==> flow/design.v <==
`timescale 1ns / 1ps
module DEJITTER#(
		parameter	C_HOLD_BIT_NUMBER	=	16,
		parameter	C_INPUT_POLARITY	=	1'b0
	)
	(
    input           sys_clk,
    input           sys_rst,		
    input			signal_in,
    output			signal_out
    );
    reg	[C_HOLD_BIT_NUMBER - 1 : 0]	signal_hold;
    always @(posedge sys_clk) begin
    	if(sys_rst) begin
    		signal_hold <= {C_HOLD_BIT_NUMBER{!C_INPUT_POLARITY}};
    	end else begin
    		signal_hold <= {signal_hold[C_HOLD_BIT_NUMBER - 2 : 0],signal_in};
    	end
    end
    assign	signal_out	=	(signal_hold == {C_HOLD_BIT_NUMBER{C_INPUT_POLARITY}}) ? C_INPUT_POLARITY : !C_INPUT_POLARITY;
endmodule
`timescale 1ns / 1ps
module BLE_CTRL(
    input           sys_clk,
    input           sys_rst,	
 	input			motor_state,
 	input			motor_direction,
 	input			motor_alarm_reset,
 	output			fwd,
 	output			rev,
 	output			stop_mode,
 	output			m0,
 	output			m1,
 	output			alarm_reset,
 	input			speed_out,
 	input			alarm_out_n	
    );
	assign			m0	=	0;
	assign			m1	=	0;
	reg				o_fwd;
	reg				o_rev;
	always @(posedge sys_clk) begin
		if (sys_rst) begin 
			o_fwd	<=	0;
			o_rev	<=	0;
		end
		else if (motor_alarm_reset) begin 
			o_fwd	<=	0;
			o_rev	<=	0;
		end
		else if(motor_state) begin
			o_fwd	<=	motor_direction;
			o_rev	<=	~motor_direction;
		end else begin
			o_fwd	<=	0;
			o_rev	<=	0;
		end
	end
	assign			fwd	=	o_fwd;
	assign			rev	=	o_rev;
	reg				o_stop_mode;
	always @(posedge sys_clk) begin
		if(sys_rst) begin
			o_stop_mode <= 0;
		end else if(motor_alarm_reset) begin
			o_stop_mode <= 1;
		end else begin
			o_stop_mode <= 0;
		end
	end
	assign	stop_mode	=	o_stop_mode;
	reg	[31:0]			tmie_cnt;
	localparam			TIME_10S	=	32'h3B9A_CA00,
						TIME_10MS	=	32'h001E_8480,
						TIME_10US	=	32'h0000_07D0;
	reg					o_alarm_reset;
	always @(posedge sys_clk) begin 
		if(sys_rst) begin
			tmie_cnt <= 0;
		end else if(!alarm_out_n) begin
			tmie_cnt <= tmie_cnt + 1;
		end else if (motor_alarm_reset || alarm_reset) begin
			tmie_cnt <= 0;
		end
		else
			tmie_cnt <= tmie_cnt;
	end					
	always @(posedge sys_clk) begin
		if(sys_rst) begin
			o_alarm_reset <= 0;
		end else if(motor_alarm_reset) begin
			o_alarm_reset <= 1;
		end else if (tmie_cnt > TIME_10US) begin
			o_alarm_reset <= 1;
		end
		else 
			o_alarm_reset <= 0;
	end
	assign	alarm_reset	=	o_alarm_reset;
endmodule
`timescale 1ns / 1ps
module DAC_CTRL  #(   
    parameter C_AXI_ID_WIDTH       = 4,         
    parameter C_AXI_ADDR_WIDTH     = 32,        
    parameter C_AXI_DATA_WIDTH     = 64,        
    parameter C_AXI_NBURST_SUPPORT = 1'b0,      
    parameter C_AXI_BURST_TYPE     = 2'b00,     
    parameter WATCH_DOG_WIDTH      = 12,         
    parameter C_ADDR_SUMOFFSET     =   32'h0000_1000,
    parameter C_ADDR_MOTOR2ETH     =   32'h0000_0000,       
    parameter C_ADDR_ETH2MOTOR     =   32'hE000_0000    
)(    
    input                               sys_clk,
    input                               sys_rst,
   	output                            	saxi_wready,  
   	input [C_AXI_ID_WIDTH-1:0]        	saxi_wid,     
   	input [C_AXI_ADDR_WIDTH-1:0]      	saxi_waddr,   
   	input [7:0]                       	saxi_wlen,    
   	input [2:0]                       	saxi_wsize,   
   	input [1:0]                       	saxi_wburst,  
   	input [1:0]                       	saxi_wlock,   
   	input [3:0]                       	saxi_wcache,  
   	input [2:0]                       	saxi_wprot,   
   	input                             	saxi_wvalid,  
   	output                            	saxi_wd_wready,   
   	input [C_AXI_DATA_WIDTH-1:0]      	saxi_wd_wdata,     
   	input [C_AXI_DATA_WIDTH/8-1:0]    	saxi_wd_wstrb,     
   	input                             	saxi_wd_wlast,     
   	input                             	saxi_wd_wvalid,    
   	output  [C_AXI_ID_WIDTH-1:0]      	saxi_wb_bid,      
   	output  [1:0]                     	saxi_wb_bresp,    
   	output                            	saxi_wb_bvalid,   
   	input                             	saxi_wb_bready,   
   	output                            	saxi_rready,      
   	input [C_AXI_ID_WIDTH-1:0]        	saxi_rid,         
   	input [C_AXI_ADDR_WIDTH-1:0]      	saxi_raddr,       
   	input [7:0]                       	saxi_rlen,        
   	input [2:0]                       	saxi_rsize,       
   	input [1:0]                       	saxi_rburst,      
   	input [1:0]                       	saxi_rlock,       
   	input [3:0]                       	saxi_rcache,      
   	input [2:0]                       	saxi_rprot,       
   	input                             	saxi_rvalid,      
   	output  [C_AXI_ID_WIDTH-1:0]       	saxi_rd_rid,      
   	output  [1:0]                      	saxi_rd_rresp,    
   	output                             	saxi_rd_rvalid,   
   	output  [C_AXI_DATA_WIDTH-1:0]     	saxi_rd_rdata,    
   	output                             	saxi_rd_rlast,    
   	input                              	saxi_rd_rready,    
	input                               maxi_wready,  
	output [C_AXI_ID_WIDTH-1:0]         maxi_wid,     
	output [C_AXI_ADDR_WIDTH-1:0]       maxi_waddr,   
	output [7:0]                        maxi_wlen,    
	output [2:0]                        maxi_wsize,   
	output [1:0]                        maxi_wburst,  
	output [1:0]                        maxi_wlock,   
	output [3:0]                        maxi_wcache,  
	output [2:0]                        maxi_wprot,   
	output                              maxi_wvalid,  
	input                               maxi_wd_wready,   
	output [C_AXI_DATA_WIDTH-1:0]       maxi_wd_wdata,     
	output [C_AXI_DATA_WIDTH/8-1:0]     maxi_wd_wstrb,     
	output                              maxi_wd_wlast,     
	output                              maxi_wd_wvalid,    
	input  [C_AXI_ID_WIDTH-1:0]         maxi_wb_bid,      
	input  [1:0]                        maxi_wb_bresp,    
	input                               maxi_wb_bvalid,   
	output                              maxi_wb_bready,   
	input                               maxi_rready,      
	output [C_AXI_ID_WIDTH-1:0]         maxi_rid,         
	output [C_AXI_ADDR_WIDTH-1:0]       maxi_raddr,       
	output [7:0]                        maxi_rlen,        
	output [2:0]                        maxi_rsize,       
	output [1:0]                        maxi_rburst,      
	output [1:0]                        maxi_rlock,       
	output [3:0]                        maxi_rcache,      
	output [2:0]                        maxi_rprot,       
	output                              maxi_rvalid,      
	input  [C_AXI_ID_WIDTH-1:0]         maxi_rd_bid,      
	input  [1:0]                        maxi_rd_rresp,    
	input                               maxi_rd_rvalid,   
	input  [C_AXI_DATA_WIDTH-1:0]       maxi_rd_rdata,    
	input                               maxi_rd_rlast,    
	output                              maxi_rd_rready,    
 	output								sclk,
 	output								sync_n,
 	output								sdin,
 	output								reset_n,
 	input								sdo,
 	output								motor_state,
 	output								motor_direction,
 	output								motor_alarm_reset,
 	input								alarm_in_n,
 	input								alarm_reset,
 	output								trig_ad_convst
    );
	reg								sclk_p;
	reg								sclk_n;	
	reg								o_sync_n;
	reg								o_sdin;
	reg								o_reset_n;
	reg								o_motor_state;
	reg								o_moter_direction;
	reg								o_alarm_reset;
	reg								o_trig_ad;
	assign							sclk		=	sclk_p & sclk_n	;	
	assign							sync_n		=	o_sync_n;
	assign							sdin		=	o_sdin	;	
	assign							reset_n		=	o_reset_n;	
	assign                          motor_state     	=   o_motor_state;
	assign                          motor_direction 	=   o_moter_direction;
	assign							motor_alarm_reset	=	o_alarm_reset;
	assign							trig_ad_convst		=	o_trig_ad;
	reg [C_AXI_ID_WIDTH-1:0]        s_wr_wid;
	reg [C_AXI_ADDR_WIDTH-1:0]      s_wr_waddr;
	reg [7:0]                       s_wr_wlen;
	reg [1:0]                       s_wr_wburst;
	reg                             s_wr_wready;
	reg [C_AXI_DATA_WIDTH-1:0]      s_wd_wdata;
	reg [C_AXI_DATA_WIDTH/8-1:0]    s_wd_wstrb;
	reg                             s_wd_wready;
	reg								s_wb_bvalid;
	reg	[C_AXI_ID_WIDTH-1:0]      	s_wb_bid;
	reg [1:0]                     	s_wb_bresp;
	reg [C_AXI_ID_WIDTH-1:0]        s_rr_rid;
	reg [C_AXI_ADDR_WIDTH-1:0]      s_rr_raddr;
	reg [7:0]                       s_rr_rlen;
	reg [2:0]                       s_rr_rsize;
	reg [1:0]                       s_rr_rburst;
	reg                             s_rr_rready;
	reg [C_AXI_ID_WIDTH-1:0]        s_rd_rid;
	reg [1:0]                       s_rd_rresp;
	reg								s_rd_rvalid;
	reg [C_AXI_DATA_WIDTH-1:0]     	s_rd_rdata;  
	reg 							s_rd_rlast;
	function integer clogb2 (input integer bit_depth);              
	begin                                                           
	for(clogb2=0; bit_depth>0; clogb2=clogb2+1)                   
	  bit_depth = bit_depth >> 1;                                 
	end                                                           
	endfunction 
	localparam	[2:0]	AXI_SIZE	=	clogb2(C_AXI_DATA_WIDTH/8-1);
	localparam 	[7:0]	AXI_ADDR_INC	=	C_AXI_DATA_WIDTH/8;
	localparam	[2:0]	SUM_SIZE	=	clogb2(32/C_AXI_DATA_WIDTH-1);
	localparam  [3:0]               S_WRITE_IDLE     = 4'd0, 
									S_WRITE_ADDR     = 4'd1,
									S_WRITE_DATA     = 4'd2,                                        
									S_WRITE_RESPONSE = 4'd3,
									S_WRITE_TIME_OUT = 4'd4,
									DAC_RESET        = 4'd5,
									DAC_SYNC         = 4'd6,
									DAC_WRITE        = 4'd7,
									DAC_READ         = 4'd8;                               
   reg [8:0]                       s_write_state,
									s_write_next;
	reg [WATCH_DOG_WIDTH : 0]       s_wt_watch_dog_cnt;          
 	reg [7:0]                       s_write_data_cnt;	
 	reg								trig_write_start;
	always @(posedge sys_clk) begin
		if(sys_rst) begin
			trig_write_start <= 0;
		end else begin
			trig_write_start <= saxi_wvalid;
		end
	end
	reg		flag_dac_reset_over;
	reg		flag_dac_sync_over;
	reg		flag_dac_write_over;
	reg		flag_dac_read_over;
	always @(posedge sys_clk) begin
		if(sys_rst) begin
			s_write_state <= 9'b0_0010_0000;	 
		end else begin
			s_write_state	<= s_write_next;
		end
	end
	always @(*) begin
		s_write_next	=	0;		 
		case (1)
			s_write_state[S_WRITE_IDLE]	:	begin 
				if (trig_write_start)
					s_write_next[S_WRITE_ADDR]		=	1;
				else
					s_write_next[S_WRITE_IDLE]		=	1;
			end
			s_write_state[S_WRITE_ADDR]	:	begin 
				if (saxi_wready && saxi_wvalid)
					s_write_next[S_WRITE_DATA]		=	1;
				else
					s_write_next[S_WRITE_ADDR]		=	1;
			end
			s_write_state[S_WRITE_DATA] :	begin 
				if (flag_read_over)
					s_write_next[S_WRITE_RESPONSE]	=	1;
				else
					s_write_next[S_WRITE_DATA]		=	1;
			end
			s_write_state[S_WRITE_RESPONSE]	:	begin 
				if (saxi_wb_bvalid && saxi_wb_bready)
					s_write_next[DAC_READ]			=	1;		 
				else
					s_write_next[S_WRITE_RESPONSE]	=	1;			
			end
			s_write_state[S_WRITE_TIME_OUT] :	begin 
					s_write_next[S_WRITE_IDLE]		=	1;
			end
			s_write_state[DAC_RESET]	:	begin 
				if (flag_dac_reset_over)
					s_write_next[S_WRITE_IDLE]		=	1;
				else
					s_write_next[DAC_RESET]			=	1;
			end	
			s_write_state[DAC_SYNC]		:	begin 
				if (flag_dac_sync_over)
					s_write_next[DAC_WRITE]			=	1;
				else
					s_write_next[DAC_SYNC]			=	1;
			end							
			s_write_state[DAC_WRITE]	:	begin 
				if (flag_dac_write_over)
					s_write_next[DAC_READ]			=	1;
				else
					s_write_next[DAC_WRITE]			=	1;
			end
			s_write_state[DAC_READ]		:	begin 
				if (flag_dac_read_over)
					s_write_next[S_WRITE_IDLE]		=	1;
				else
					s_write_next[DAC_SYNC]			=	1;		 
			end
			default : s_write_next[S_WRITE_IDLE]		=	1;
		endcase
	end	
	reg	[4:0]	sclk_cnt;
	localparam	TIME_RESET	=	5'd4,	 
				TIME_SYNC	=	5'd10,	 
				BIT_SDI		=	5'd24;	
	reg	[9:0]	dac_voltage;	
	localparam	MOTOR_ENABLE	=	16'hEAEA,
				MOTOR_POSITVE	=	16'h1EAF,
				ALARM_RESET		=	16'hAAED;
	localparam	DAC_SUCCESS		=	16'hFBFB;
	localparam	ALARM_OUT		=	16'hAAAA;
	reg	[23:0]	dac_code;
	reg [23:0]	dac_read;
	localparam	DAC_CMD_WRITE	=	4'd3,
				DAC_CMD_READ	=	4'd9,
				DAC_VO_ALL		=	4'd9,
				DAC_VO_A		=	4'd1;	
	reg	[2:0]	read_in_cnt;
	reg			dac_complete;
	reg [31:0]	time_set;
	reg			flag_read_over;
	always @(posedge sys_clk) begin
		if(sys_rst) begin
			dac_voltage	<=	0;
			time_set	<=	0;
			sclk_cnt	<=	0;
			read_in_cnt	<=	0;
			o_reset_n	<=	1'b1;
			o_sync_n	<=	1'b1;
			o_sdin		<=	1'b0;
			dac_read	<=	0;
			dac_code	<=	0;
			dac_complete	<=	1'b0;
			flag_dac_read_over	<=	1'b0;
			flag_dac_sync_over	<=	1'b0;
			flag_dac_write_over	<=	1'b0;
			flag_dac_reset_over	<=	1'b0;
			flag_read_over		<=	1'b0;
			o_motor_state		<=	1'b0;
			o_moter_direction	<=	1'b1;
			o_alarm_reset		<=	1'b0;
		end else begin
			case (1)
				s_write_next[S_WRITE_IDLE]	:	begin 
												sclk_cnt	<=	0;
												read_in_cnt	<=	0;
												dac_voltage	<=	dac_voltage;
												o_reset_n	<=	1;
												o_sync_n	<=	1;
												o_sdin		<=	0;
												dac_read	<=	0;
												dac_complete		<=	0;
												flag_dac_read_over	<=	0;
												flag_dac_sync_over	<=	0;
												flag_dac_write_over	<=	0;
												flag_dac_reset_over	<=	0;
												flag_read_over		<=	0;
												o_motor_state	<=	alarm_reset ? 0 : o_motor_state;
				end	
				s_write_next[S_WRITE_DATA]	:	begin 
												if (saxi_wd_wvalid && saxi_wd_wready)
													sclk_cnt	<=	sclk_cnt + 1;
												else
													sclk_cnt	<=	sclk_cnt;
												case (sclk_cnt)
													5'd1	:	begin 
														o_motor_state		<=	(s_wd_wdata[63:48] == MOTOR_ENABLE);
														o_moter_direction	<=	(s_wd_wdata[47:32] == MOTOR_POSITVE);
														dac_voltage			<=	 s_wd_wdata[25:16];
														o_alarm_reset		<=	(s_wd_wdata[15:00] == ALARM_RESET);															
													end
													5'd2	:	begin 
														time_set			<=	s_wd_wdata[63:32];
														flag_read_over		<=	1;
													end
													default :  ;
												endcase											
				end
				s_write_next[S_WRITE_RESPONSE]	:	begin 
												sclk_cnt	<=	0;																		
				end
				s_write_next[DAC_RESET]			:	begin 
												if (sclk_cnt == TIME_RESET) begin 
													flag_dac_reset_over <=  1;
													sclk_cnt			<=	0;
												end
												else begin 
													if (!sclk_p && sclk_n)
														sclk_cnt	<=	sclk_cnt + 1;
													else
														sclk_cnt	<=	sclk_cnt;													
												end
												o_reset_n          	<=  !(sclk_cnt  < TIME_RESET);												
				end
				s_write_next[DAC_SYNC]			:	begin 
												if ((sclk_cnt == TIME_SYNC - 1) && (!sclk_p && sclk_n)) begin 
													flag_dac_sync_over 	<=  1;
													sclk_cnt			<=	0;
													o_sync_n			<=	0;
												end
												else begin 
													if (!sclk_p && sclk_n)
														sclk_cnt	<=	sclk_cnt + 1;
													else
														sclk_cnt	<=	sclk_cnt;													
												end	
				end
				s_write_next[DAC_WRITE]			:	begin 
												flag_dac_sync_over 	<=  0;
												if ((sclk_cnt == BIT_SDI - 1) && (!sclk_p && sclk_n)) begin 
													flag_dac_write_over <=  1;
													sclk_cnt			<=	0;
													o_sdin				<=	0;
													o_sync_n			<=	1;
												end
												else begin 
													if (!sclk_p && sclk_n) begin 
														o_sdin	<=	dac_code[23 - (sclk_cnt + 1)];
														sclk_cnt	<=	sclk_cnt + 1;
													end														
													else begin 
														sclk_cnt	<=	sclk_cnt;
														o_sdin		<=	(sclk_cnt == 0) ? dac_code[23] : o_sdin;
													end																											
												end
												if (read_in_cnt == 3 && sclk_p && !sclk_n)		 
													dac_read[23 - sclk_cnt]	<=	sdo;
												else
													dac_read	<=	dac_read;
				end
				s_write_next[DAC_READ]			:	begin 
												flag_dac_write_over <=  0;
												read_in_cnt			<=	read_in_cnt + 1;
												case (read_in_cnt)
													3'd0	:	dac_code	<=	{DAC_CMD_WRITE,DAC_VO_ALL,dac_voltage,6'd0};	 
													3'd1	:	dac_code	<=	{DAC_CMD_READ,DAC_VO_A,10'd0,6'd0};				 
													3'd2	:	dac_code	<=	0;												 
													3'd3	:	begin 
																dac_complete		<=	{dac_read[11:2] == dac_voltage};		 
																flag_dac_read_over	<=	1;
													end 
													default :  ;
												endcase
				end
				default :  ;
			endcase
		end
	end
reg	[31:0]	trig_cnt;
always @(posedge sys_clk) begin
	if(sys_rst) begin
		 trig_cnt	<=	0;
		 o_trig_ad	<=	0;
	end else begin
		 if (motor_state) begin 
		 	if (trig_cnt == time_set) begin 
			 	trig_cnt	<=	0;
			 	o_trig_ad	<=	1;		 		
		 	end
		 	else begin 
		 		trig_cnt	<=	trig_cnt + 1;
			 	o_trig_ad	<=	0;	
		 	end
		 end
		 else begin 
		 	trig_cnt	<=	0;
		 	o_trig_ad	<=	0;
		 end
	end
end
	reg	[7:0]	time_cnt;
	localparam	TIME_SCLK		=	8'd5;	 
	always @(posedge sys_clk) if (sys_rst) begin time_cnt <= 0; end else begin
		if (time_cnt == TIME_SCLK - 1)
			time_cnt	<=	0;
		else
			time_cnt	<=	time_cnt + 1;
	end
	always @(posedge sys_clk) if (sys_rst) begin sclk_p <= 1'b1; end else begin
			sclk_p	<=	(time_cnt <= 2);
	end
	always @(negedge sys_clk) if (sys_rst) begin sclk_n <= 1'b1; end else begin
			sclk_n	<=	(time_cnt <= 2);
	end	
	always @(posedge sys_clk) begin
		if(sys_rst) begin
			 s_wt_watch_dog_cnt	<=	0;
		end else begin
			 if (s_write_state != s_write_next)
			 	s_wt_watch_dog_cnt	<=	0;
			 else
			 	s_wt_watch_dog_cnt	<=	s_wt_watch_dog_cnt + 1; 
		end
	end	
	always @(posedge sys_clk) if (sys_rst) begin s_wr_wready <= 1'b0; end else begin
		if (s_write_state[S_WRITE_IDLE] && s_write_next[S_WRITE_ADDR])
			s_wr_wready	<=	1;
		else
			s_wr_wready	<=	0;
	end
	always @(posedge sys_clk) begin
		if(sys_rst) begin
			 s_wr_wid	<=	0;
		end else begin
			 if (saxi_wvalid && saxi_wready)
			 	s_wr_wid	<=	saxi_wid;
			 else
			 	s_wr_wid	<=	s_wr_wid;
		end
	end
	always @(posedge sys_clk) begin
		if(sys_rst) begin
			 s_wr_wlen	<=	0;
		end else begin
			 if (saxi_wvalid && saxi_wready)
			 	s_wr_wlen	<=	saxi_wlen + 1;
			 else
			 	s_wr_wlen	<=	s_wr_wlen;
		end
	end	
	always @(posedge sys_clk) begin
		if(sys_rst) begin
			s_wr_wburst	<=	0;
		end else begin
			s_wr_wburst	<=	saxi_wburst;	
		end
	end	
	assign	saxi_wready	=	s_wr_wready;
	always @(posedge sys_clk) if (sys_rst) begin s_write_data_cnt <= 0; end else begin
		if (s_write_next[S_WRITE_IDLE])
			s_write_data_cnt	<=	0;
		else if (s_write_state[S_WRITE_ADDR] && s_write_next[S_WRITE_DATA])		 
			s_write_data_cnt	<=	saxi_wlen;
		else if (saxi_wd_wvalid && saxi_wd_wready)
			s_write_data_cnt	<=	s_write_data_cnt - 1;
		else
			s_write_data_cnt	<=	s_write_data_cnt;
	end
	always @(posedge sys_clk) if (sys_rst) begin s_wd_wready <= 1'b0; end else begin
		if (s_write_state[S_WRITE_DATA] && s_write_next[S_WRITE_DATA])
			s_wd_wready	<=	saxi_wd_wvalid;		 
		else
			s_wd_wready	<=	0;
	end	
	always @(posedge sys_clk) begin
		if(sys_rst) begin
			 s_wd_wdata     <= 0;			 
		end else begin
			if (saxi_wd_wready && saxi_wd_wvalid)
				s_wd_wdata	<=	saxi_wd_wdata;		 
			else
				s_wd_wdata	<=	s_wd_wdata;
		end
	end
	assign	saxi_wd_wready	=	s_wd_wready;
	always @(posedge sys_clk) if (sys_rst) begin s_wb_bvalid <= 1'b0; end else begin
		if (s_write_next[S_WRITE_RESPONSE])
			s_wb_bvalid <= 1;
		else
			s_wb_bvalid <= 0;
	end
	assign	saxi_wb_bvalid	=	s_wb_bvalid;
	assign	saxi_wb_bid		=	0;	 
	assign	saxi_wb_bresp	=	2'b0;	 
	reg	[C_AXI_ID_WIDTH-1:0]		m_wid;
	reg	[C_AXI_ADDR_WIDTH-1:0]		m_waddr;
	reg	[7:0]						m_wlen;
	reg	[1:0]						m_wburst;
	reg								m_wvalid;
	reg	[C_AXI_DATA_WIDTH-1:0]		m_wd_wdata;
	reg	[C_AXI_DATA_WIDTH/8-1:0]	m_wd_wstrb;
	reg								m_wd_wlast;
	reg								m_wd_wvalid;
	reg								m_wb_ready;
	localparam  [3:0]               M_WRITE_IDLE     = 4'd0, 
									M_WRITE_ADDR     = 4'd1,
									M_WRITE_DATA     = 4'd2,										
									M_WRITE_RESPONSE = 4'd3,
									M_WRITE_TIME_OUT = 4'd4;								
       reg [4:0]                       m_write_state,
									m_write_next;
	reg [WATCH_DOG_WIDTH : 0]       m_wt_watch_dog_cnt;      
	reg	[7:0]						m_write_data_cnt;    
	reg                             trig_m_write_start;
	reg								flag_sum;
	reg 		alarm_in_n_d;
	reg			alarm_reset_d;
	always @(posedge sys_clk) if (sys_rst) begin alarm_in_n_d <= 1'b0; alarm_reset_d <= 1'b0; end else begin
		alarm_in_n_d	<=	alarm_in_n;
		alarm_reset_d	<=	alarm_reset;
	end
	always @(posedge sys_clk) begin
		if(sys_rst) begin
			trig_m_write_start <= 0;
		end else begin
			trig_m_write_start <= flag_sum;			 
		end
	end
	always @(posedge sys_clk) if (sys_rst) begin flag_sum <= 1'b0; end else begin
		if(maxi_wb_bvalid && maxi_wb_bready) begin
			 flag_sum <= 0;
		end else begin
			 flag_sum <= (flag_dac_read_over || (alarm_in_n_d && !alarm_in_n) || (alarm_reset_d && !alarm_reset)) ? 1 : flag_sum;
		end
	end
	reg	[63:0]	data2eth;	
	reg	[31:0]	data_sum;
	reg	[15:0]	data_complete;
	reg [15:0]	alarm_complete;
	always @(posedge sys_clk) if (sys_rst) begin data2eth <= 0; data_sum <= 0; end else begin
		if(flag_sum) begin
			data2eth[63:48] <=	motor_state ? MOTOR_ENABLE : 0;
			data2eth[47:32]	<=	motor_direction ? MOTOR_POSITVE : 0;
			data2eth[31:16]	<=	dac_voltage;
			data2eth[15:00]	<=	!alarm_in_n ? ALARM_OUT : 0;
			data_sum		<=	data2eth[63:48] + data2eth[47:32] + data2eth[31:16] + data2eth[15:00] + data_complete + alarm_complete + time_set[31:16] + time_set[15:00]; 
		end else if (maxi_wb_bvalid && maxi_wb_bready) begin
			data2eth 	<=	0;
			data_sum	<=	0;
		end
		else begin 
			data2eth 	<=	data2eth;
			data_sum	<=	data_sum;			
		end
	end
	always @(posedge sys_clk) if (sys_rst) begin data_complete <= 0; end else begin
		if(flag_dac_read_over) begin
			data_complete <= dac_complete ? DAC_SUCCESS : 0;
		end else begin
			data_complete <= data_complete;
		end
	end
	always @(posedge sys_clk) if (sys_rst) begin alarm_complete <= 0; end else begin
		if(alarm_reset_d && !alarm_reset)
			alarm_complete <= ALARM_RESET;
		else if (!flag_sum && maxi_wb_bvalid && maxi_wb_bready)
			alarm_complete <= 0;
		else 
			alarm_complete <= alarm_complete;
	end	
	always @(posedge sys_clk) begin
		if(sys_rst) begin
			m_write_state <= 1;
		end else begin
			m_write_state	<= m_write_next;
		end
	end
always @(*) begin
		m_write_next	=	0;		 
		case (1)
			m_write_state[M_WRITE_IDLE]	:	begin 
				if (trig_m_write_start)
					m_write_next[M_WRITE_ADDR]		=	1;
				else
					m_write_next[M_WRITE_IDLE]		=	1;
			end
			m_write_state[M_WRITE_ADDR]	:	begin 
				if (maxi_wready && maxi_wvalid)
					m_write_next[M_WRITE_DATA]		=	1;
				else
					m_write_next[M_WRITE_ADDR]		=	1;
			end
			m_write_state[M_WRITE_DATA] :	begin 
				if (maxi_wd_wvalid && maxi_wd_wready && maxi_wd_wlast)
					m_write_next[M_WRITE_RESPONSE]	=	1;
				else
					m_write_next[M_WRITE_DATA]		=	1;
			end
			m_write_state[M_WRITE_RESPONSE]	:	begin 
				if (maxi_wb_bvalid && maxi_wb_bready && flag_sum)
					m_write_next[M_WRITE_ADDR]		=	1;
				else if (maxi_wb_bvalid && maxi_wb_bready)
					m_write_next[M_WRITE_IDLE]		=	1;
				else
					m_write_next[M_WRITE_RESPONSE]	=	1;			
			end
			m_write_state[M_WRITE_TIME_OUT] :	begin 
					m_write_next[M_WRITE_IDLE]		=	1;
			end
			default : m_write_next[M_WRITE_IDLE]		=	1;
		endcase
	end	
	always @(posedge sys_clk) begin
		if(sys_rst) begin
			 m_wt_watch_dog_cnt	<=	0;
		end else begin
			 if (m_write_state != m_write_next)
			 	m_wt_watch_dog_cnt	<=	0;
			 else
			 	m_wt_watch_dog_cnt	<=	m_wt_watch_dog_cnt + 1; 
		end
	end
	always @(posedge sys_clk) if (sys_rst) begin m_waddr <= 0; m_wvalid <= 1'b0; end else begin
		 if (m_write_state[M_WRITE_ADDR] && m_write_next[M_WRITE_ADDR]) begin
			m_waddr	<=	flag_sum ? (C_ADDR_MOTOR2ETH + C_ADDR_SUMOFFSET) : C_ADDR_MOTOR2ETH;	 
		 	m_wvalid	<=	1;
		 end
		 else begin 
		 	m_waddr	<=	m_waddr;
		 	m_wvalid	<=	0;			 	
		 end
	end
	always @(posedge sys_clk) begin
		if(sys_rst) begin
			 m_wid	<=	0;
		end else begin
			 if (m_write_state[M_WRITE_IDLE] && m_write_next[M_WRITE_ADDR])
			 	m_wid	<=	m_wid + 1;
			 else
			 	m_wid	<=	m_wid;
		end
	end
	always @(posedge sys_clk) begin
		if(sys_rst) begin
			 m_wlen	<=	0;
		end else begin
			 if (m_write_state[M_WRITE_ADDR] && m_write_next[M_WRITE_ADDR])
			 	m_wlen	<=	flag_sum ? (1 - 1) : (2 - 1);			 			 
			 else
			 	m_wlen	<=	m_wlen;
		end
	end	
	assign	maxi_wid	=	m_wid;
	assign	maxi_waddr	=	m_waddr;
	assign	maxi_wlen	=	m_wlen;
	assign	maxi_wsize	=	AXI_SIZE;
	assign	maxi_wburst	=	C_AXI_BURST_TYPE;
	assign	maxi_wvalid	=	m_wvalid;
	assign	maxi_wlock	=	2'b0;
	assign	maxi_wcache	=	4'b0;
	assign	maxi_wprot	=	3'b0;	
	always @(posedge sys_clk) if (sys_rst) begin m_write_data_cnt <= 0; end else begin
		if (m_write_next[M_WRITE_IDLE])
			m_write_data_cnt	<=	0;
		else if (m_write_state[M_WRITE_ADDR] && m_write_next[M_WRITE_DATA])
			m_write_data_cnt	<=	maxi_wlen;
		else if (maxi_wd_wvalid && maxi_wd_wready)
			m_write_data_cnt	<=	m_write_data_cnt - 1;
		else
			m_write_data_cnt	<=	m_write_data_cnt;
	end
	always @(posedge sys_clk) if (sys_rst) begin m_wd_wdata <= 0; end else begin
		if (m_write_state[M_WRITE_DATA] && m_write_next[M_WRITE_DATA])
			if (flag_sum)
				m_wd_wdata	<=	data_sum;
			else 
				if (maxi_wd_wvalid && maxi_wd_wready)
					case (m_write_data_cnt - 1)
						8'd0	:	m_wd_wdata	<=	{data_complete,alarm_complete,time_set};		
						default : 	m_wd_wdata	<=	0;
					endcase
				else if (m_write_data_cnt == maxi_wlen)
					m_wd_wdata	<=	data2eth;
				else
					m_wd_wdata	<=	m_wd_wdata;
		else begin 
			m_wd_wdata	<=	0;				 	
		end
	end
	always @(posedge sys_clk) if (sys_rst) begin m_wd_wvalid <= 1'b0; end else begin
		 if (m_write_state[M_WRITE_DATA] && m_write_next[M_WRITE_DATA]) begin 
		 	m_wd_wvalid	<=	1;	 				 
		 end 
		 else begin 
		 	m_wd_wvalid	<=	0;				 	
		 end		
	end		
	always @(posedge sys_clk) if (sys_rst) begin m_wd_wlast <= 1'b0; end else begin
		 if (m_write_state[M_WRITE_DATA] && m_write_next[M_WRITE_DATA]) begin 
		 	m_wd_wlast	<=	(maxi_wlen == 0) ? 1 : (m_write_data_cnt == 1 && maxi_wd_wvalid && maxi_wd_wready);	 				 
		 end 
		 else begin 
		 	m_wd_wlast	<=	0;				 	
		 end		
	end	
	always @(posedge sys_clk) begin
		if(sys_rst) begin
			m_wd_wstrb	<=	0;
		end else begin
			if (m_write_state[M_WRITE_DATA] && m_write_next[M_WRITE_DATA])
				m_wd_wstrb	<=	{(C_AXI_DATA_WIDTH/8){1'b1}};
			else
				m_wd_wstrb	<=	0;
		end
	end
	assign	maxi_wd_wdata	=	m_wd_wdata;
	assign	maxi_wd_wstrb	=	m_wd_wstrb;
	assign	maxi_wd_wlast	=	m_wd_wlast;
	assign	maxi_wd_wvalid	=	m_wd_wvalid;
	always @(posedge sys_clk) if (sys_rst) begin m_wb_ready <= 1'b0; end else begin
		if (m_write_state[M_WRITE_RESPONSE] && !m_wb_ready)
			m_wb_ready <= maxi_wb_bvalid;
		else
			m_wb_ready <= 0;
	end
	assign	maxi_wb_bready	=	m_wb_ready;	
	assign	saxi_rready		=	1'b0;
	assign	saxi_rd_rid		=	0;
	assign	saxi_rd_rresp	=	2'b0;
	assign	saxi_rd_rvalid	=	1'b0;
	assign	saxi_rd_rdata	=	0;
	assign	saxi_rd_rlast	=	1'b0;
	assign	maxi_rid		=	0;
	assign	maxi_raddr		=	0;
	assign	maxi_rlen		=	8'b0;
	assign	maxi_rsize		=	3'b0;
	assign	maxi_rburst		=	2'b0;
	assign	maxi_rlock		=	2'b0;
	assign	maxi_rcache		=	4'b0;
	assign	maxi_rprot		=	3'b0;
	assign	maxi_rvalid		=	1'b0;
	assign	maxi_rd_rready	=	1'b0;
endmodule
`timescale 1ns / 1ps
module MOTOR_TOP#(   
    parameter C_AXI_ID_WIDTH       = 4,         
    parameter C_AXI_ADDR_WIDTH     = 16,        
    parameter C_AXI_DATA_WIDTH     = 64,        
    parameter C_AXI_NBURST_SUPPORT = 1'b0,      
    parameter C_AXI_BURST_TYPE     = 2'b00,     
    parameter WATCH_DOG_WIDTH      = 12,         
    parameter C_ADDR_SUMOFFSET     =   32'h0000_1000,
    parameter C_ADDR_MOTOR2ETH     =   32'h0000_0000,       
    parameter C_ADDR_ETH2MOTOR     =   32'hE000_0000    
)(    
    input                               sys_clk,
    input                               sys_rst,
   	output                            	saxi_wready,  
   	input [C_AXI_ID_WIDTH-1:0]        	saxi_wid,     
   	input [C_AXI_ADDR_WIDTH-1:0]      	saxi_waddr,   
   	input [7:0]                       	saxi_wlen,    
   	input [2:0]                       	saxi_wsize,   
   	input [1:0]                       	saxi_wburst,  
   	input [1:0]                       	saxi_wlock,   
   	input [3:0]                       	saxi_wcache,  
   	input [2:0]                       	saxi_wprot,   
   	input                             	saxi_wvalid,  
   	output                            	saxi_wd_wready,   
   	input [C_AXI_DATA_WIDTH-1:0]      	saxi_wd_wdata,     
   	input [C_AXI_DATA_WIDTH/8-1:0]    	saxi_wd_wstrb,     
   	input                             	saxi_wd_wlast,     
   	input                             	saxi_wd_wvalid,    
   	output  [C_AXI_ID_WIDTH-1:0]      	saxi_wb_bid,      
   	output  [1:0]                     	saxi_wb_bresp,    
   	output                            	saxi_wb_bvalid,   
   	input                             	saxi_wb_bready,   
   	output                            	saxi_rready,      
   	input [C_AXI_ID_WIDTH-1:0]        	saxi_rid,         
   	input [C_AXI_ADDR_WIDTH-1:0]      	saxi_raddr,       
   	input [7:0]                       	saxi_rlen,        
   	input [2:0]                       	saxi_rsize,       
   	input [1:0]                       	saxi_rburst,      
   	input [1:0]                       	saxi_rlock,       
   	input [3:0]                       	saxi_rcache,      
   	input [2:0]                       	saxi_rprot,       
   	input                             	saxi_rvalid,      
   	output  [C_AXI_ID_WIDTH-1:0]       	saxi_rd_rid,      
   	output  [1:0]                      	saxi_rd_rresp,    
   	output                             	saxi_rd_rvalid,   
   	output  [C_AXI_DATA_WIDTH-1:0]     	saxi_rd_rdata,    
   	output                             	saxi_rd_rlast,    
   	input                              	saxi_rd_rready,    
	input                               maxi_wready,  
	output [C_AXI_ID_WIDTH-1:0]         maxi_wid,     
	output [C_AXI_ADDR_WIDTH-1:0]       maxi_waddr,   
	output [7:0]                        maxi_wlen,    
	output [2:0]                        maxi_wsize,   
	output [1:0]                        maxi_wburst,  
	output [1:0]                        maxi_wlock,   
	output [3:0]                        maxi_wcache,  
	output [2:0]                        maxi_wprot,   
	output                              maxi_wvalid,  
	input                               maxi_wd_wready,   
	output [C_AXI_DATA_WIDTH-1:0]       maxi_wd_wdata,     
	output [C_AXI_DATA_WIDTH/8-1:0]     maxi_wd_wstrb,     
	output                              maxi_wd_wlast,     
	output                              maxi_wd_wvalid,    
	input  [C_AXI_ID_WIDTH-1:0]         maxi_wb_bid,      
	input  [1:0]                        maxi_wb_bresp,    
	input                               maxi_wb_bvalid,   
	output                              maxi_wb_bready,   
	input                               maxi_rready,      
	output [C_AXI_ID_WIDTH-1:0]         maxi_rid,         
	output [C_AXI_ADDR_WIDTH-1:0]       maxi_raddr,       
	output [7:0]                        maxi_rlen,        
	output [2:0]                        maxi_rsize,       
	output [1:0]                        maxi_rburst,      
	output [1:0]                        maxi_rlock,       
	output [3:0]                        maxi_rcache,      
	output [2:0]                        maxi_rprot,       
	output                              maxi_rvalid,      
	input  [C_AXI_ID_WIDTH-1:0]         maxi_rd_bid,      
	input  [1:0]                        maxi_rd_rresp,    
	input                               maxi_rd_rvalid,   
	input  [C_AXI_DATA_WIDTH-1:0]       maxi_rd_rdata,    
	input                               maxi_rd_rlast,    
	output                              maxi_rd_rready,    
 	output								sclk,
 	output								sync_n,
 	output								sdin,
 	output								reset_n,
 	input								sdo,
 	output			fwd,
 	output			rev,
 	output			stop_mode,
 	output			m0,
 	output			m1,
 	output			alarm_reset,
 	input			speed_out,
 	input			alarm_out_n,
 	output			trig_ad_convst
    );
	wire 	alarm_in_n;
	wire	motor_state;
	wire	motor_direction;
	wire	motor_alarm_reset;
	BLE_CTRL inst_BLE_CTRL
		(
			.sys_clk           (sys_clk),
			.sys_rst           (sys_rst),
			.motor_state       (motor_state),
			.motor_direction   (motor_direction),
			.motor_alarm_reset (motor_alarm_reset),
			.fwd               (fwd),
			.rev               (rev),
			.stop_mode         (stop_mode),
			.m0                (m0),
			.m1                (m1),
			.alarm_reset       (alarm_reset),
			.speed_out         (speed_out),
			.alarm_out_n       (alarm_in_n)
		);
	DAC_CTRL #(
			.C_AXI_ID_WIDTH(C_AXI_ID_WIDTH),
			.C_AXI_ADDR_WIDTH(C_AXI_ADDR_WIDTH),
			.C_AXI_DATA_WIDTH(C_AXI_DATA_WIDTH),
			.C_AXI_NBURST_SUPPORT(C_AXI_NBURST_SUPPORT),
			.C_AXI_BURST_TYPE(C_AXI_BURST_TYPE),
			.WATCH_DOG_WIDTH(WATCH_DOG_WIDTH),
			.C_ADDR_SUMOFFSET(C_ADDR_SUMOFFSET),
			.C_ADDR_MOTOR2ETH(C_ADDR_MOTOR2ETH),
			.C_ADDR_ETH2MOTOR(C_ADDR_ETH2MOTOR)
		) inst_DAC_CTRL (
			.sys_clk           (sys_clk),
			.sys_rst           (sys_rst),
			.saxi_wready       (saxi_wready),
			.saxi_wid          (saxi_wid),
			.saxi_waddr        (saxi_waddr),
			.saxi_wlen         (saxi_wlen),
			.saxi_wsize        (saxi_wsize),
			.saxi_wburst       (saxi_wburst),
			.saxi_wlock        (saxi_wlock),
			.saxi_wcache       (saxi_wcache),
			.saxi_wprot        (saxi_wprot),
			.saxi_wvalid       (saxi_wvalid),
			.saxi_wd_wready    (saxi_wd_wready),
			.saxi_wd_wdata     (saxi_wd_wdata),
			.saxi_wd_wstrb     (saxi_wd_wstrb),
			.saxi_wd_wlast     (saxi_wd_wlast),
			.saxi_wd_wvalid    (saxi_wd_wvalid),
			.saxi_wb_bid       (saxi_wb_bid),
			.saxi_wb_bresp     (saxi_wb_bresp),
			.saxi_wb_bvalid    (saxi_wb_bvalid),
			.saxi_wb_bready    (saxi_wb_bready),
			.saxi_rready       (saxi_rready),
			.saxi_rid          (saxi_rid),
			.saxi_raddr        (saxi_raddr),
			.saxi_rlen         (saxi_rlen),
			.saxi_rsize        (saxi_rsize),
			.saxi_rburst       (saxi_rburst),
			.saxi_rlock        (saxi_rlock),
			.saxi_rcache       (saxi_rcache),
			.saxi_rprot        (saxi_rprot),
			.saxi_rvalid       (saxi_rvalid),
			.saxi_rd_rid       (saxi_rd_rid),
			.saxi_rd_rresp     (saxi_rd_rresp),
			.saxi_rd_rvalid    (saxi_rd_rvalid),
			.saxi_rd_rdata     (saxi_rd_rdata),
			.saxi_rd_rlast     (saxi_rd_rlast),
			.saxi_rd_rready    (saxi_rd_rready),
			.maxi_wready       (maxi_wready),
			.maxi_wid          (maxi_wid),
			.maxi_waddr        (maxi_waddr),
			.maxi_wlen         (maxi_wlen),
			.maxi_wsize        (maxi_wsize),
			.maxi_wburst       (maxi_wburst),
			.maxi_wlock        (maxi_wlock),
			.maxi_wcache       (maxi_wcache),
			.maxi_wprot        (maxi_wprot),
			.maxi_wvalid       (maxi_wvalid),
			.maxi_wd_wready    (maxi_wd_wready),
			.maxi_wd_wdata     (maxi_wd_wdata),
			.maxi_wd_wstrb     (maxi_wd_wstrb),
			.maxi_wd_wlast     (maxi_wd_wlast),
			.maxi_wd_wvalid    (maxi_wd_wvalid),
			.maxi_wb_bid       (maxi_wb_bid),
			.maxi_wb_bresp     (maxi_wb_bresp),
			.maxi_wb_bvalid    (maxi_wb_bvalid),
			.maxi_wb_bready    (maxi_wb_bready),
			.maxi_rready       (maxi_rready),
			.maxi_rid          (maxi_rid),
			.maxi_raddr        (maxi_raddr),
			.maxi_rlen         (maxi_rlen),
			.maxi_rsize        (maxi_rsize),
			.maxi_rburst       (maxi_rburst),
			.maxi_rlock        (maxi_rlock),
			.maxi_rcache       (maxi_rcache),
			.maxi_rprot        (maxi_rprot),
			.maxi_rvalid       (maxi_rvalid),
			.maxi_rd_bid       (maxi_rd_bid),
			.maxi_rd_rresp     (maxi_rd_rresp),
			.maxi_rd_rvalid    (maxi_rd_rvalid),
			.maxi_rd_rdata     (maxi_rd_rdata),
			.maxi_rd_rlast     (maxi_rd_rlast),
			.maxi_rd_rready    (maxi_rd_rready),
			.sclk              (sclk),
			.sync_n            (sync_n),
			.sdin              (sdin),
			.reset_n           (reset_n),
			.sdo               (sdo),
			.motor_state       (motor_state),
			.motor_direction   (motor_direction),
			.motor_alarm_reset (motor_alarm_reset),
			.alarm_in_n        (alarm_in_n),
			.alarm_reset       (alarm_reset),
			.trig_ad_convst    (trig_ad_convst)
		);
	DEJITTER #(
			.C_HOLD_BIT_NUMBER(16),
			.C_INPUT_POLARITY(0)
		) inst_DEJITTER (
			.sys_clk    (sys_clk),
			.sys_rst    (sys_rst),
			.signal_in  (alarm_out_n),
			.signal_out (alarm_in_n)
		);
endmodule
Subject: tool reports on MOTOR_TOP

Hi,

Reports on MOTOR_TOP
Each step is given for the RTL above and for the edited RTL.
Lines under "orig" count in the file above, lines under "edited" in the edited file.
"diff": "edited" minus "orig" as printed here.
{"block": "setup", "top_module": "MOTOR_TOP", "clock_port": "sys_clk", "library": "sky130hd", "lib_corner": "tt_025C_1v80"}

Edit of the RTL
Unified diff, file above to edited file.
The edited RTL no longer does the same as the RTL above: the edit was made by script, with no optimisation intended.
begin of diff
@@ -817,5 +817,7 @@
 	end
 	assign	maxi_wd_wdata	=	m_wd_wdata;
-	assign	maxi_wd_wstrb	=	m_wd_wstrb;
+	reg [C_AXI_DATA_WIDTH/8-1:0] maxi_wd_wstrb_d1;
+	always @(posedge sys_clk) maxi_wd_wstrb_d1 <=	m_wd_wstrb;
+	assign maxi_wd_wstrb = maxi_wd_wstrb_d1;
 	assign	maxi_wd_wlast	=	m_wd_wlast;
 	assign	maxi_wd_wvalid	=	m_wd_wvalid;
end of diff

Word-level counts
Yosys after proc, flatten, opt, wreduce and memory -nomap, before mapping. Memory bits, and registers merged into a memory's read port (data or address), are not among the register bits. Print and check cells are not counted.
{"block": "bits", "item": "regBits", "orig": 517, "edited": 525, "diff": 8}
{"block": "bits", "item": "latchBits", "orig": 0, "edited": 0, "diff": 0}
{"block": "bits", "item": "mem_bits_rw", "orig": 0, "edited": 0, "diff": 0}
{"block": "bits", "item": "romBits", "orig": 0, "edited": 0, "diff": 0}
{"block": "bits", "item": "clocked_rd_ports_x_width", "orig": 0, "edited": 0, "diff": 0}
{"block": "bits", "item": "mem_count", "orig": 0, "edited": 0, "diff": 0}
{"block": "bits", "item": "output_inout_bits", "orig": 255, "edited": 255, "diff": 0}
{"block": "bits", "item": "elab_cells", "orig": 346, "edited": 347, "diff": 1}
{"block": "op_classes", "item": "addsub", "orig": 17, "edited": 17, "diff": 0}
{"block": "op_classes", "item": "n_mul", "orig": 0, "edited": 0, "diff": 0}
{"block": "op_classes", "item": "div_mod_pow", "orig": 0, "edited": 0, "diff": 0}
{"block": "op_classes", "item": "n_cmp", "orig": 3, "edited": 3, "diff": 0}
{"block": "op_classes", "item": "n_eq", "orig": 21, "edited": 21, "diff": 0}
{"block": "op_classes", "item": "n_shift", "orig": 3, "edited": 3, "diff": 0}
{"block": "op_classes", "item": "muxes", "orig": 147, "edited": 147, "diff": 0}
{"block": "op_classes", "item": "bitwise", "orig": 15, "edited": 15, "diff": 0}
{"block": "op_classes", "item": "n_reduce_logical", "orig": 81, "edited": 81, "diff": 0}
{"block": "ops", "operator": "2-to-1 mux 1 bit", "orig": 112, "edited": 112, "diff": 0}
{"block": "ops", "operator": "logical AND 1 bit", "orig": 26, "edited": 26, "diff": 0}
{"block": "ops", "operator": "inverter 1 bit", "orig": 11, "edited": 11, "diff": 0}
{"block": "ops", "operator": "2-to-1 mux 5 bit", "orig": 10, "edited": 10, "diff": 0}
{"block": "ops", "operator": "2-to-1 mux 16 bit", "orig": 9, "edited": 9, "diff": 0}
{"block": "ops", "operator": "nonzero test 2 bit", "orig": 9, "edited": 9, "diff": 0}
{"block": "ops", "operator": "OR reduction 2 bit", "orig": 8, "edited": 8, "diff": 0}
{"block": "ops", "operator": "zero test 1 bit", "orig": 7, "edited": 7, "diff": 0}
{"block": "ops", "operator": "adder 32 x 16 -> 32 bit", "orig": 5, "edited": 5, "diff": 0}
{"block": "ops", "operator": "2-to-1 mux 32 bit", "orig": 5, "edited": 5, "diff": 0}
{"block": "ops", "operator": "AND reduction 6 bit", "orig": 5, "edited": 5, "diff": 0}
{"block": "ops", "operator": "AND reduction 3 bit", "orig": 4, "edited": 4, "diff": 0}
{"block": "ops", "operator": "OR reduction 3 bit", "orig": 4, "edited": 4, "diff": 0}
{"block": "ops", "operator": "logical OR 1 bit", "orig": 3, "edited": 3, "diff": 0}
{"block": "ops", "operator": "2-to-1 mux 64 bit", "orig": 3, "edited": 3, "diff": 0}
{"block": "ops", "operator": "2-to-1 mux 8 bit", "orig": 3, "edited": 3, "diff": 0}
{"block": "ops", "operator": "inequality test 2 x 1 -> 1 bit (second input constant)", "orig": 3, "edited": 3, "diff": 0}
{"block": "ops", "operator": "nonzero test 3 bit", "orig": 3, "edited": 3, "diff": 0}
{"block": "ops", "operator": "adder 32 x 1 -> 32 bit (second input constant)", "orig": 2, "edited": 2, "diff": 0}
{"block": "ops", "operator": "== test 16 bit (second input constant)", "orig": 2, "edited": 2, "diff": 0}
{"block": "ops", "operator": "== test 3 x 2 -> 1 bit (second input constant)", "orig": 2, "edited": 2, "diff": 0}
{"block": "ops", "operator": "2-to-1 mux 10 bit", "orig": 2, "edited": 2, "diff": 0}
{"block": "ops", "operator": "2-to-1 mux 13 bit", "orig": 2, "edited": 2, "diff": 0}
{"block": "ops", "operator": "inequality test 2 bit (second input constant)", "orig": 2, "edited": 2, "diff": 0}
{"block": "ops", "operator": "AND reduction 2 bit", "orig": 2, "edited": 2, "diff": 0}
{"block": "ops", "operator": "adder 16 x 16 -> 17 bit", "orig": 1, "edited": 1, "diff": 0}
{"block": "ops", "operator": "adder 3 x 1 -> 3 bit (second input constant)", "orig": 1, "edited": 1, "diff": 0}
{"block": "ops", "operator": "adder 32 x 10 -> 32 bit", "orig": 1, "edited": 1, "diff": 0}
Not every row of either side is listed.

Logic depth
Yosys ltp: most cells in a row. Word level: on the elaborated netlist, between registers, memories and ports. Mapped: between sequential cells and ports; inverters and the memories' decode and read muxes count.
{"block": "depth", "item": "word_depth", "orig": 13, "edited": 13, "diff": 0}
{"block": "depth", "item": "abc_area", "orig": "0", "edited": "0"}
{"block": "depth", "item": "mapped_depth", "orig": 18, "edited": 18, "diff": 0}
{"block": "depth", "item": "ltp_nobuf", "orig": 18, "edited": 18, "diff": 0}

Mapped cells and area
Source: synth_stat.txt of the flow (Yosys; design flattened, memories mapped). It holds for the ABC_AREA given above (unset counts as 0); a run with the other value may have another netlist.
{"block": "by_type", "cell": "sky130_fd_sc_hd__o21ai_0", "orig": 53, "edited": 84, "diff": 31}
{"block": "by_type", "cell": "sky130_fd_sc_hd__nand2_1", "orig": 317, "edited": 291, "diff": -26}
{"block": "by_type", "cell": "sky130_fd_sc_hd__inv_1", "orig": 87, "edited": 99, "diff": 12}
{"block": "by_type", "cell": "sky130_fd_sc_hd__nor3_1", "orig": 55, "edited": 45, "diff": -10}
{"block": "by_type", "cell": "sky130_fd_sc_hd__a221oi_1", "orig": 20, "edited": 10, "diff": -10}
{"block": "by_type", "cell": "sky130_fd_sc_hd__buf_2", "orig": 9, "edited": 19, "diff": 10}
{"block": "by_type", "cell": "sky130_fd_sc_hd__a211oi_1", "orig": 9, "edited": 18, "diff": 9}
{"block": "by_type", "cell": "sky130_fd_sc_hd__nor2_1", "orig": 170, "edited": 178, "diff": 8}
{"block": "by_type", "cell": "sky130_fd_sc_hd__and3_1", "orig": 20, "edited": 13, "diff": -7}
{"block": "by_type", "cell": "sky130_fd_sc_hd__a22o_1", "orig": 16, "edited": 22, "diff": 6}
{"block": "by_type", "cell": "sky130_fd_sc_hd__a311oi_1", "orig": 9, "edited": 3, "diff": -6}
{"block": "by_type", "cell": "sky130_fd_sc_hd__nand3_1", "orig": 61, "edited": 56, "diff": -5}
{"block": "by_type", "cell": "sky130_fd_sc_hd__mux2i_1", "orig": 19, "edited": 24, "diff": 5}
{"block": "by_type", "cell": "sky130_fd_sc_hd__nand2b_1", "orig": 11, "edited": 16, "diff": 5}
{"block": "by_type", "cell": "sky130_fd_sc_hd__nor2b_1", "orig": 11, "edited": 16, "diff": 5}
{"block": "by_type", "cell": "sky130_fd_sc_hd__clkbuf_1", "orig": 73, "edited": 69, "diff": -4}
{"block": "by_type", "cell": "sky130_fd_sc_hd__nor4b_1", "orig": 7, "edited": 3, "diff": -4}
{"block": "by_type", "cell": "sky130_fd_sc_hd__o31ai_1", "orig": 5, "edited": 1, "diff": -4}
Not every row of either side is listed.
{"block": "mapped", "item": "cell_count", "orig": 2147, "edited": 2166, "diff": 19}
{"block": "mapped", "item": "synth_area_um2", "orig": 18342.6, "edited": 18442.7, "diff": 100.1}
{"block": "mapped", "item": "seq_area_um2", "orig": 6946.7, "edited": 6966.7, "diff": 20.0}
{"block": "mapped", "item": "ffs", "orig": 347, "edited": 348, "diff": 1}
{"block": "mapped", "item": "buffers", "orig": 293, "edited": 292, "diff": -1}
By module: a second synthesis without flattening, with its own total; a netlist apart from the flattened one above.
{"block": "hier_totals", "item": "hier_cells", "orig": 2115, "edited": 2178, "diff": 63}
{"block": "hier_totals", "item": "area_unflattened_um2", "orig": 18305.1, "edited": 18800.5, "diff": 495.4}
Rows give one instance, submodules left out.
{"block": "by_module_orig", "module": "DAC_CTRL", "n_inst": 1, "cells": 1828, "mod_area_um2": 15861.5, "mod_seq_area_um2": 5885.6}
{"block": "by_module_orig", "module": "BLE_CTRL", "n_inst": 1, "cells": 249, "mod_area_um2": 1980.6, "mod_seq_area_um2": 720.7}
{"block": "by_module_orig", "module": "DEJITTER", "n_inst": 1, "cells": 38, "mod_area_um2": 462.9, "mod_seq_area_um2": 320.3}
{"block": "by_module_orig", "module": "MOTOR_TOP", "n_inst": 1, "cells": 0, "mod_area_um2": 0.0, "mod_seq_area_um2": 0.0}
{"block": "by_module_edited", "module": "DAC_CTRL", "n_inst": 1, "cells": 1891, "mod_area_um2": 16356.9, "mod_seq_area_um2": 5905.7}
{"block": "by_module_edited", "module": "BLE_CTRL", "n_inst": 1, "cells": 249, "mod_area_um2": 1980.6, "mod_seq_area_um2": 720.7}
{"block": "by_module_edited", "module": "DEJITTER", "n_inst": 1, "cells": 38, "mod_area_um2": 462.9, "mod_seq_area_um2": 320.3}
{"block": "by_module_edited", "module": "MOTOR_TOP", "n_inst": 1, "cells": 0, "mod_area_um2": 0.0, "mod_seq_area_um2": 0.0}

Measured runs
Runs of the flow (Yosys, OpenROAD) on both versions; the two runs of a pair have the same settings. The constraints put input and output delay at 20% of the set period each and load the outputs with 0.01 pF.
{"block": "flow_settings_set_A", "CORE_UTILIZATION": 40, "period_ns": 10.0, "CAP_MARGIN": 20, "CORE_MARGIN": 2, "SLEW_MARGIN": 20}
{"block": "results_set_A", "item": "synth_area_um2", "orig": 18342.6, "edited": 18442.7, "diff": 100.1}
{"block": "results_set_A", "item": "final_die_area_um2", "orig": 47585.1, "edited": 47840.6, "diff": 255.5}
{"block": "results_set_A", "item": "post_route_stdcell_area_um2", "orig": 20897.5, "edited": 21042.7, "diff": 145.2}
{"block": "results_set_A", "item": "final_util_pct", "orig": 46.1, "edited": 46.3, "diff": 0.2}
{"block": "results_set_A", "item": "final_setup_ws_ns", "orig": 1.323, "edited": 1.353, "diff": 0.030}
{"block": "results_set_A", "item": "setup_tns_ns", "orig": 0.000, "edited": 0.000, "diff": 0.000}
{"block": "results_set_A", "item": "holdWs_ns", "orig": 0.440, "edited": 0.401, "diff": -0.039}
{"block": "results_set_A", "item": "power_total_uw", "orig": 2972, "edited": 3040, "diff": 68}
{"block": "flow_settings_set_B", "CELL_PAD_IN_SITES_DETAIL_PLACEMENT": 1, "CELL_PAD_IN_SITES_GLOBAL_PLACEMENT": 0, "CORE_UTILIZATION": 15, "GPL_TIMING_DRIVEN": 0, "MAX_ROUTING_LAYER": "met5", "SETUP_SLACK_MARGIN": 1.8, "SLEW_MARGIN": 35, "TNS_END_PERCENT": 90, "period_ns": 13.6, "CAP_MARGIN": 20, "CORE_MARGIN": 2}
{"block": "results_set_B", "item": "synth_area_um2", "orig": 18342.6, "edited": 18442.7, "diff": 100.1}
{"block": "results_set_B", "item": "final_die_area_um2", "orig": 125097.0, "edited": 125773.0, "diff": 676.0}
{"block": "results_set_B", "item": "post_route_stdcell_area_um2", "orig": 23742.8, "edited": 23979.2, "diff": 236.4}
{"block": "results_set_B", "item": "final_util_pct", "orig": 19.5, "edited": 19.7, "diff": 0.2}
{"block": "results_set_B", "item": "final_setup_ws_ns", "orig": 2.306, "edited": 1.876, "diff": -0.430}
{"block": "results_set_B", "item": "setup_tns_ns", "orig": 0.000, "edited": 0.000, "diff": 0.000}
{"block": "results_set_B", "item": "holdWs_ns", "orig": 0.444, "edited": 0.413, "diff": -0.031}
{"block": "results_set_B", "item": "power_total_uw", "orig": 2179, "edited": 2263, "diff": 84}
"power_total_uw": no workload was simulated; the value follows from the tool's default switching activity.

Regards
